==> flow/design.v <==
module edge_detector (
    input clock,
    input resetn,
    input increment_button,
    input tunning,
    output reg increment_signal
);
reg increment_button_prev;
reg reset_delay;  
always @(posedge clock or negedge resetn) begin
    if (!resetn) begin
        increment_button_prev <= 0;
        increment_signal <= 0;
        reset_delay <= 1'b1;  
    end else begin
        if (reset_delay != 1'b0) begin
            reset_delay <= reset_delay - 1'b1;
            increment_signal <= 0;  
        end else begin
            if (!increment_button_prev && increment_button && tunning) begin
                increment_signal <= 1;  
            end else begin
                increment_signal <= 0;  
            end
        end
        increment_button_prev <= increment_button;  
    end
end
endmodule
module my_counter #
(
    parameter counter_size = 31,
    parameter counter_limit = 32'd50000000
)
(
    input clock,
    input resetn,
    input enable,
    output reg [counter_size:0] counter
);
always @ (posedge clock or negedge resetn)
begin
    if (resetn == 1'b0) begin
        counter <= 'b0;
    end
    else begin
        if (enable == 1'b1) begin
            if (counter == counter_limit) begin
                counter <= 'b0;
            end
            else begin
                counter <= counter + 1'b1;
            end    
        end
        else begin
            counter <= counter;
        end
    end
end
endmodule
module my_signal_pulse #(
	parameter signal_period_one = 32'd50000000
)
(
input clock,
input resetn,
input [31:0] counter, 
output reg signal_gen
);
always @ (posedge clock or negedge resetn)
begin
  if(resetn == 1'b0) begin
    signal_gen <= 1'b0;
   end  
   else begin
	if(counter == signal_period_one) begin
		signal_gen <= 1'b1;
	end
	else begin
		signal_gen <= 1'b0;
	end
   end 
end
endmodule
module my_decoder (
    input clock,
    input resetn,
    input [31:0] seconds_in,
    input [31:0] minutes_in,
    input [31:0] hours_in,
    output reg [47:0] segment_out  
);
function [7:0] digit_to_segment;
    input [3:0] digit;
    case (digit)
        4'd0: digit_to_segment = 8'b11000000;  
        4'd1: digit_to_segment = 8'b11111001;  
        4'd2: digit_to_segment = 8'b10100100;  
        4'd3: digit_to_segment = 8'b10110000;  
        4'd4: digit_to_segment = 8'b10011001;  
        4'd5: digit_to_segment = 8'b10010010;  
        4'd6: digit_to_segment = 8'b10000010;  
        4'd7: digit_to_segment = 8'b11111000;  
        4'd8: digit_to_segment = 8'b10000000;  
        4'd9: digit_to_segment = 8'b10010000;  
        default: digit_to_segment = 8'b11000000;  
    endcase
endfunction
always @(posedge clock or negedge resetn) begin
    if (!resetn) begin
        segment_out <= {digit_to_segment(4'd0), digit_to_segment(4'd0), digit_to_segment(4'd0),
		  digit_to_segment(4'd0), digit_to_segment(4'd0), digit_to_segment(4'd0)};  
    end else begin
        if (seconds_in < 32'd60 && minutes_in < 32'd60 && hours_in < 32'd24) begin
            segment_out[7:0]   <= digit_to_segment(seconds_in % 10);  
            segment_out[15:8]  <= digit_to_segment(seconds_in / 10);  
            segment_out[23:16] <= digit_to_segment(minutes_in % 10);  
            segment_out[31:24] <= digit_to_segment(minutes_in / 10);  
            segment_out[39:32] <= digit_to_segment(hours_in % 10);    
            segment_out[47:40] <= digit_to_segment(hours_in / 10);    
        end else begin
            segment_out <= {digit_to_segment(4'd0), digit_to_segment(4'd0), digit_to_segment(4'd0), 
				digit_to_segment(4'd0), digit_to_segment(4'd0), digit_to_segment(4'd0)}; 
        end
    end
end
endmodule
module my_top_architecture (
    input clock,
    input resetn,
    input tunning,  
    input mode_switch,  
    input increment_button,  
    output wire [47:0] segment_out
);
wire [31:0] main_counter;
wire [31:0] seconds_counter;
wire [31:0] minutes_counter;
wire [31:0] hours_counter;
wire enable_seconds_counter;
wire enable_minutes_counter;
wire enable_hours_counter;
wire increment_signal;  
edge_detector edge_detector_inst (
    .clock(clock),
    .resetn(resetn),
    .increment_button(increment_button),
    .tunning(tunning),
    .increment_signal(increment_signal)
);
my_counter #(
    .counter_size(31),
    .counter_limit(32'd999)  
) main_counter_inst (
    .clock(clock),
    .resetn(resetn),
    .enable(1'b1),  
    .counter(main_counter)
);
my_signal_pulse #(
    .signal_period_one(32'd999)  
) my_signal_pulse_inst (
    .clock(clock),
    .resetn(resetn),
    .counter(main_counter),
    .signal_gen(enable_seconds_counter)  
);
my_counter #(
    .counter_size(31),
    .counter_limit(32'd59)  
) seconds_counter_inst (
    .clock(clock),
    .resetn(resetn),
    .enable(enable_seconds_counter && !tunning),  
    .counter(seconds_counter)
);
assign enable_minutes_counter = (enable_seconds_counter && (seconds_counter == 32'd59) && !tunning);
my_counter #(
    .counter_size(31),
    .counter_limit(32'd59)
) minutes_counter_inst (
    .clock(clock),
    .resetn(resetn),
    .enable(enable_minutes_counter || (increment_signal && mode_switch)),  
    .counter(minutes_counter)
);
assign enable_hours_counter = (enable_minutes_counter && (minutes_counter == 32'd59) && !tunning);
my_counter #(
    .counter_size(31),
    .counter_limit(32'd23)  
) hours_counter_inst (
    .clock(clock),
    .resetn(resetn),
    .enable(enable_hours_counter || (increment_signal && !mode_switch)),  
    .counter(hours_counter)
);
my_decoder my_decoder_inst (
    .clock(clock),
    .resetn(resetn),
    .seconds_in(seconds_counter),
    .minutes_in(minutes_counter),
    .hours_in(hours_counter),
    .segment_out(segment_out)
);
endmodule
From RTL to reports: my_top_architecture
What the tools print for my_top_architecture, step after step.
Lines are those of the file above, counted from 1.
Library cell names are shortened.
{"block": "design", "top_module": "my_top_architecture", "clk_port": "clock", "lib": "sky130hd", "corner": "tt_025C_1v80"}

Word-level counts
Counts by Yosys on the flattened word-level netlist (proc, flatten, opt, wreduce; memories kept). Register bits leave out memories and registers merged into their read ports (data or address); mux counts leave out enables and synchronous resets folded into registers. Print and check cells are left out. Cells with the same type and inputs are merged into one.
Memory sizes are those after Yosys's memory passes, which may raise the word count (mostly to a power of two), join words into wider ones and drop unused or constant bits.
{"block": "word_totals", "reg_bits": 180, "mem_bits_ro": 672, "mem_count": 6, "in_bits": 5, "output_inout_bits": 48, "wordCells": 63}
{"block": "mem_list", "name": "(no name shown)", "size": 16, "word_bits": 7, "read_ports": 1, "wr": 0, "line": 95, "rtl": "case (digit)"}
{"block": "mem_list", "name": "(no name shown)", "size": 16, "word_bits": 7, "read_ports": 1, "wr": 0, "line": 95}
{"block": "mem_list", "name": "(no name shown)", "size": 16, "word_bits": 7, "read_ports": 1, "wr": 0, "line": 95}
{"block": "mem_list", "name": "(no name shown)", "size": 16, "word_bits": 7, "read_ports": 1, "wr": 0, "line": 95}
{"block": "mem_list", "name": "(no name shown)", "size": 16, "word_bits": 7, "read_ports": 1, "wr": 0, "line": 95}
{"block": "mem_list", "name": "(no name shown)", "size": 16, "word_bits": 7, "read_ports": 1, "wr": 0, "line": 95}
{"block": "classes", "add_sub_neg": 5, "div": 6, "compare": 3, "equal": 4, "n_mux": 14, "reduce_logical": 16}
{"block": "op_table", "op": "divider 32 x 4 -> 32 bit with constant B", "count": 3}
{"block": "op_table", "op": "remainder unit 32 x 4 -> 32 bit with constant B", "count": 3}
{"block": "op_table", "op": "adder 32 x 1 -> 32 bit with constant B", "count": 4}
{"block": "op_table", "op": "2-to-1 mux 32 bit", "count": 4}
{"block": "op_table", "op": "less-than comparator 32 x 6 -> 1 bit with constant B", "count": 2}
{"block": "op_table", "op": "equality test 32 x 6 -> 1 bit with constant B", "count": 2}
{"block": "op_table", "op": "2-to-1 mux 8 bit", "count": 6}
{"block": "op_table", "op": "equality test 32 x 10 -> 1 bit with constant B", "count": 1}
{"block": "op_table", "op": "less-than comparator 32 x 5 -> 1 bit with constant B", "count": 1}
{"block": "op_table", "op": "equality test 32 x 5 -> 1 bit with constant B", "count": 1}
{"block": "op_table", "op": "logical AND 1 bit", "count": 11}
{"block": "op_table", "op": "2-to-1 mux 1 bit", "count": 4}
{"block": "op_table", "op": "logical NOT 1 bit", "count": 3}
{"block": "op_table", "op": "logical OR 1 bit", "count": 2}
{"block": "op_table", "op": "subtractor 1 bit with constant B", "count": 1}

Logic depth
Yosys ltp: most cells in a row. Word level: on the elaborated netlist, between registers, memories and ports. Mapped: between sequential cells and ports; inverters and the memories' decode and read muxes count.
{"block": "logic_depth", "ltp_word": 6, "abc_area": 1, "ltp_mapped": 141}

Mapped cells and area
Yosys stat after the flow's synthesis: flattened, memories mapped to cells. It holds for the ABC_AREA given above (unset counts as 0); a run with the other value may have another netlist.
Totals and module areas in this step are rounded.
{"block": "mapped", "mapped_cells": 2582, "yosys_area_um2": 17000, "seqArea_um2": 4360, "flip_flops": 174, "n_buf": 30}
{"block": "types", "cell": "dfrtp_1", "count": 167, "area_total_um2": 4.18E+03}
{"block": "types", "cell": "nand2_1", "count": 624, "area_total_um2": 2.34E+03}
{"block": "types", "cell": "nand3_1", "count": 363, "area_total_um2": 1.82E+03}
{"block": "types", "cell": "nand2_2", "count": 231, "area_total_um2": 1.45E+03}
{"block": "types", "cell": "inv_1", "count": 324, "area_total_um2": 1.22E+03}
{"block": "types", "cell": "nand3_2", "count": 70, "area_total_um2": 700.672}
{"block": "types", "cell": "nand2_4", "count": 57, "area_total_um2": 641.866}
{"block": "types", "cell": "nor2_1", "count": 148, "area_total_um2": 555.533}
{"block": "types", "cell": "xor2_1", "count": 61, "area_total_um2": 534.262}
{"block": "types", "cell": "ha_1", "count": 40, "area_total_um2": 500.48}
{"block": "types", "cell": "inv_2", "count": 92, "area_total_um2": 345.331}
{"block": "types", "cell": "a21oi_1", "count": 65, "area_total_um2": 325.312}
{"block": "types", "cell": "nor3_1", "count": 57, "area_total_um2": 285.274}
{"block": "types", "cell": "nand4_1", "count": 41, "area_total_um2": 256.496}
{"block": "types", "cell": "nor4_1", "count": 32, "area_total_um2": 200.192}
{"block": "types", "cell": "o21ai_0", "count": 39, "area_total_um2": 195.187}
{"block": "types", "cell": "dfstp_2", "count": 7, "area_total_um2": 183.926}
{"block": "types", "cell": "o21ai_1", "count": 23, "area_total_um2": 115.11}
Other cell types: 48; their cells: 141.

Worst setup path after synthesis
OpenSTA on the mapped netlist: ideal clock, no wires. The path of least setup slack (recovery checks aside). Input and output delay are each 20% of the period. Register names are those of the netlist, which keeps one name where synthesis merged equal registers.
{"block": "synth_timing", "path_kind": "register -> register", "startpoint": "register minutes_counter_inst.counter[31]", "endpoint": "register my_decoder_inst.segment_out[20]", "period_ps": 15000, "launch_ps": 0, "arrival_time_ps": 9819, "path_slack_ps": 5062, "delay_ps": 9938, "path_stages": 134, "n_path_buf": 2, "period_less_setup_slack_ps": 9938}
"delay_ps" is the arrival time less input delay plus setup time.
"path_stages" counts driving pins, that of a launching flip-flop among them; a cell with two outputs on the path counts twice.
"period_less_setup_slack_ps" is the clock period less the worst setup slack; recovery checks do not enter. This is arithmetic on one report: input and output delays are still those of the set period (20% each).
A register here has more assigning lines than the two given.
{"block": "synth_via", "cell_sequence": "dfrtp_1 -> buf_6 -> a21oi_1 -> o21bai_1 -> nand2_2 -> nand2_2 -> nand2_2 -> nand3_2 -> nand2_2 -> nand2_2 -> nand2_2 -> nand2_2 -> nand2_4 -> nand2_2 -> nand2_2 -> nand3_2 -> nand2_2 -> nand2_1 -> (+98 left out) -> buf_6 -> nand2_2 -> nand2_2 -> nand2_4 -> nand2_4 -> nand2_4 -> nand3_1 -> nand2_2 -> inv_2 -> nand2_4 -> nand2_1 -> nand2_1 -> inv_1 -> ha_1 -> inv_1 -> nor2_1 -> a21oi_1 -> nor2_1"}
{"block": "synth_lines", "item": "from (decl)", "line": 39, "rtl": "output reg [counter_size:0] counter"}
{"block": "synth_lines", "item": "from (assign)", "line": 52, "rtl": "counter <= counter + 1'b1;"}
{"block": "synth_lines", "item": "from (assign)", "line": 56, "rtl": "counter <= counter;"}
{"block": "synth_lines", "item": "to (assign)", "line": 111, "rtl": "segment_out <= {digit_to_segment(4'd0), digit_to_segment(4'd0), digit_to_segment(4'd0),"}
{"block": "synth_lines", "item": "to (assign)", "line": 117, "rtl": "segment_out[23:16] <= digit_to_segment(minutes_in % 10);"}
{"block": "synth_lines", "item": "to (decl)", "line": 91, "rtl": "output reg [47:0] segment_out"}
Chain of elaborated cells between the ends: none given.

Timing after layout
From the final timing report of flow run A: the path of least setup slack in the routed layout; clock arrival at registers is part of the times.
The report prints the path's times to 10 ps; the period is as set.
{"block": "layout_timing", "path_kind": "register -> register", "startpoint": "register minutes_counter_inst.counter[31]", "endpoint": "register my_decoder_inst.segment_out[20]", "period_ps": 15000, "launch_ps": 490, "arrival_time_ps": 11530, "path_slack_ps": 3860, "path_stages": 129, "n_path_buf": 5}
A register here has more assigning lines than the two given.
{"block": "layout_via", "cell_sequence": "dfrtp_1 -> buf_6 -> nand2_2 -> inv_2 -> o21bai_1 -> nand2_2 -> o211ai_1 -> buf_4 -> nor3_2 -> nor2_1 -> nand2_2 -> nand2_4 -> nand2_4 -> nand2_4 -> nand3_4 -> nand2_4 -> nand2_4 -> nand2_4 -> (+93 left out) -> buf_8 -> nand2_4 -> nand2_4 -> nand2_8 -> nand2_8 -> nand2_8 -> nand3_2 -> nand2_2 -> inv_4 -> nand2_4 -> nand2_4 -> nand2_4 -> inv_4 -> ha_4 -> inv_2 -> nor2_1 -> a21oi_1 -> nor2_2"}
{"block": "layout_lines", "item": "from (decl)", "line": 39, "rtl": "output reg [counter_size:0] counter"}
{"block": "layout_lines", "item": "from (assign)", "line": 52, "rtl": "counter <= counter + 1'b1;"}
{"block": "layout_lines", "item": "from (assign)", "line": 56, "rtl": "counter <= counter;"}
{"block": "layout_lines", "item": "to (assign)", "line": 111, "rtl": "segment_out <= {digit_to_segment(4'd0), digit_to_segment(4'd0), digit_to_segment(4'd0),"}
{"block": "layout_lines", "item": "to (assign)", "line": 117, "rtl": "segment_out[23:16] <= digit_to_segment(minutes_in % 10);"}
{"block": "layout_lines", "item": "to (decl)", "line": 91, "rtl": "output reg [47:0] segment_out"}
Chain of elaborated cells between the ends: none given.

Lab notebook: my_top_architecture

Measured results for my_top_architecture: 2 stored runs of the Yosys and OpenROAD flow on sky130hd. The settings differ; the order carries no meaning. The constraints put input and output delay at 20% of the set period each and load the outputs with 0.01 pF.
"period_reached_ps": clock period set for the run, less the worst setup slack. It is reckoned from that one timing run; input and output delays stay at 20% of the period that was set.
"worst_path_allowed_less_slack_ps" means the part of the period allowed to the worst setup path (the constraints hold back 20% at inputs and 20% at outputs) less its slack; where the path has registers, the arrival times of their clocks count too.
"worst_path_allowed_less_slack_ps" is known to 10 ps.
Measured values are rounded.

Flow run A
==> flow/run.sh <==
#!/bin/bash
# the make line also repeats the synthesis and layout settings of config.mk as NAME=value (left out here)
make -C /OpenROAD-flow-scripts/flow DESIGN_CONFIG=/design/flow/config.mk WORK_HOME=/design/flow/orfs CLKGATE_MAP_FILE= finish
==> flow/config.mk <==
export PLATFORM = sky130hd
export DESIGN_NAME = my_top_architecture
export DESIGN_NICKNAME = my_top_architecture
export VERILOG_FILES = /design/flow/design.v
export SDC_FILE = /design/flow/constraint.sdc
export NUM_CORES = 4
export LEC_CHECK = 0
export ABC_AREA = 1
export CAP_MARGIN = 25
export CELL_PAD_IN_SITES_DETAIL_PLACEMENT = 1
export CELL_PAD_IN_SITES_GLOBAL_PLACEMENT = 3
export CORE_ASPECT_RATIO = 1.16
export CORE_MARGIN = 9
export CORE_UTILIZATION = 23
export CTS_CLUSTER_DIAMETER = 381
export CTS_CLUSTER_SIZE = 17
export GPL_TIMING_DRIVEN = 0
export PLACE_DENSITY = 0.6
export SETUP_SLACK_MARGIN = 3.41
export SLEW_MARGIN = 0
export TNS_END_PERCENT = 45
==> flow/constraint.sdc <==
create_clock -name core_clock -period 15.0 [get_ports {clock}]
set_input_delay 3.0000 -clock core_clock [delete_from_list [all_inputs] [get_ports {clock}]]
set_output_delay 3.0000 -clock core_clock [all_outputs]
set_load 0.01 [all_outputs]

==> results of flow run A, as JSON <==
{
  "timing.setup.ws_ps": 3860,
  "yosys.chip_area_um2": 17000,
  "die_footprint_um2": 84200,
  "ws_hold_ps": 407,
  "finish.utilization_pct": 32.6,
  "period_reached_ps": 11140,
  "timing.setup.tns_ps": 0,
  "stdcell_area_um2": 23900,
  "worst_path_allowed_less_slack_ps": 11140,
  "worst_path_kind": "register -> register"
}

Flow run B
==> flow/run.sh <==
#!/bin/bash
# the make line also repeats the synthesis and layout settings of config.mk as NAME=value (left out here)
make -C /OpenROAD-flow-scripts/flow DESIGN_CONFIG=/design/flow/config.mk WORK_HOME=/design/flow/orfs CLKGATE_MAP_FILE= finish
==> flow/config.mk <==
export PLATFORM = sky130hd
export DESIGN_NAME = my_top_architecture
export DESIGN_NICKNAME = my_top_architecture
export VERILOG_FILES = /design/flow/design.v
export SDC_FILE = /design/flow/constraint.sdc
export NUM_CORES = 4
export LEC_CHECK = 0
export CAP_MARGIN = 20
export CORE_MARGIN = 2
export CORE_UTILIZATION = 64
export PLACE_DENSITY = 0.6
export SLEW_MARGIN = 20
==> flow/constraint.sdc <==
create_clock -name core_clock -period 14.4 [get_ports {clock}]
set_input_delay 2.8800 -clock core_clock [delete_from_list [all_inputs] [get_ports {clock}]]
set_output_delay 2.8800 -clock core_clock [all_outputs]
set_load 0.01 [all_outputs]

==> results of flow run B, as JSON <==
{
  "timing.setup.ws_ps": 1010,
  "yosys.chip_area_um2": 23400,
  "die_footprint_um2": 38200,
  "ws_hold_ps": 455,
  "finish.utilization_pct": 66.0,
  "period_reached_ps": 13395,
  "timing.setup.tns_ps": 0,
  "stdcell_area_um2": 24000,
  "worst_path_allowed_less_slack_ps": 13390,
  "worst_path_kind": "register -> register"
}
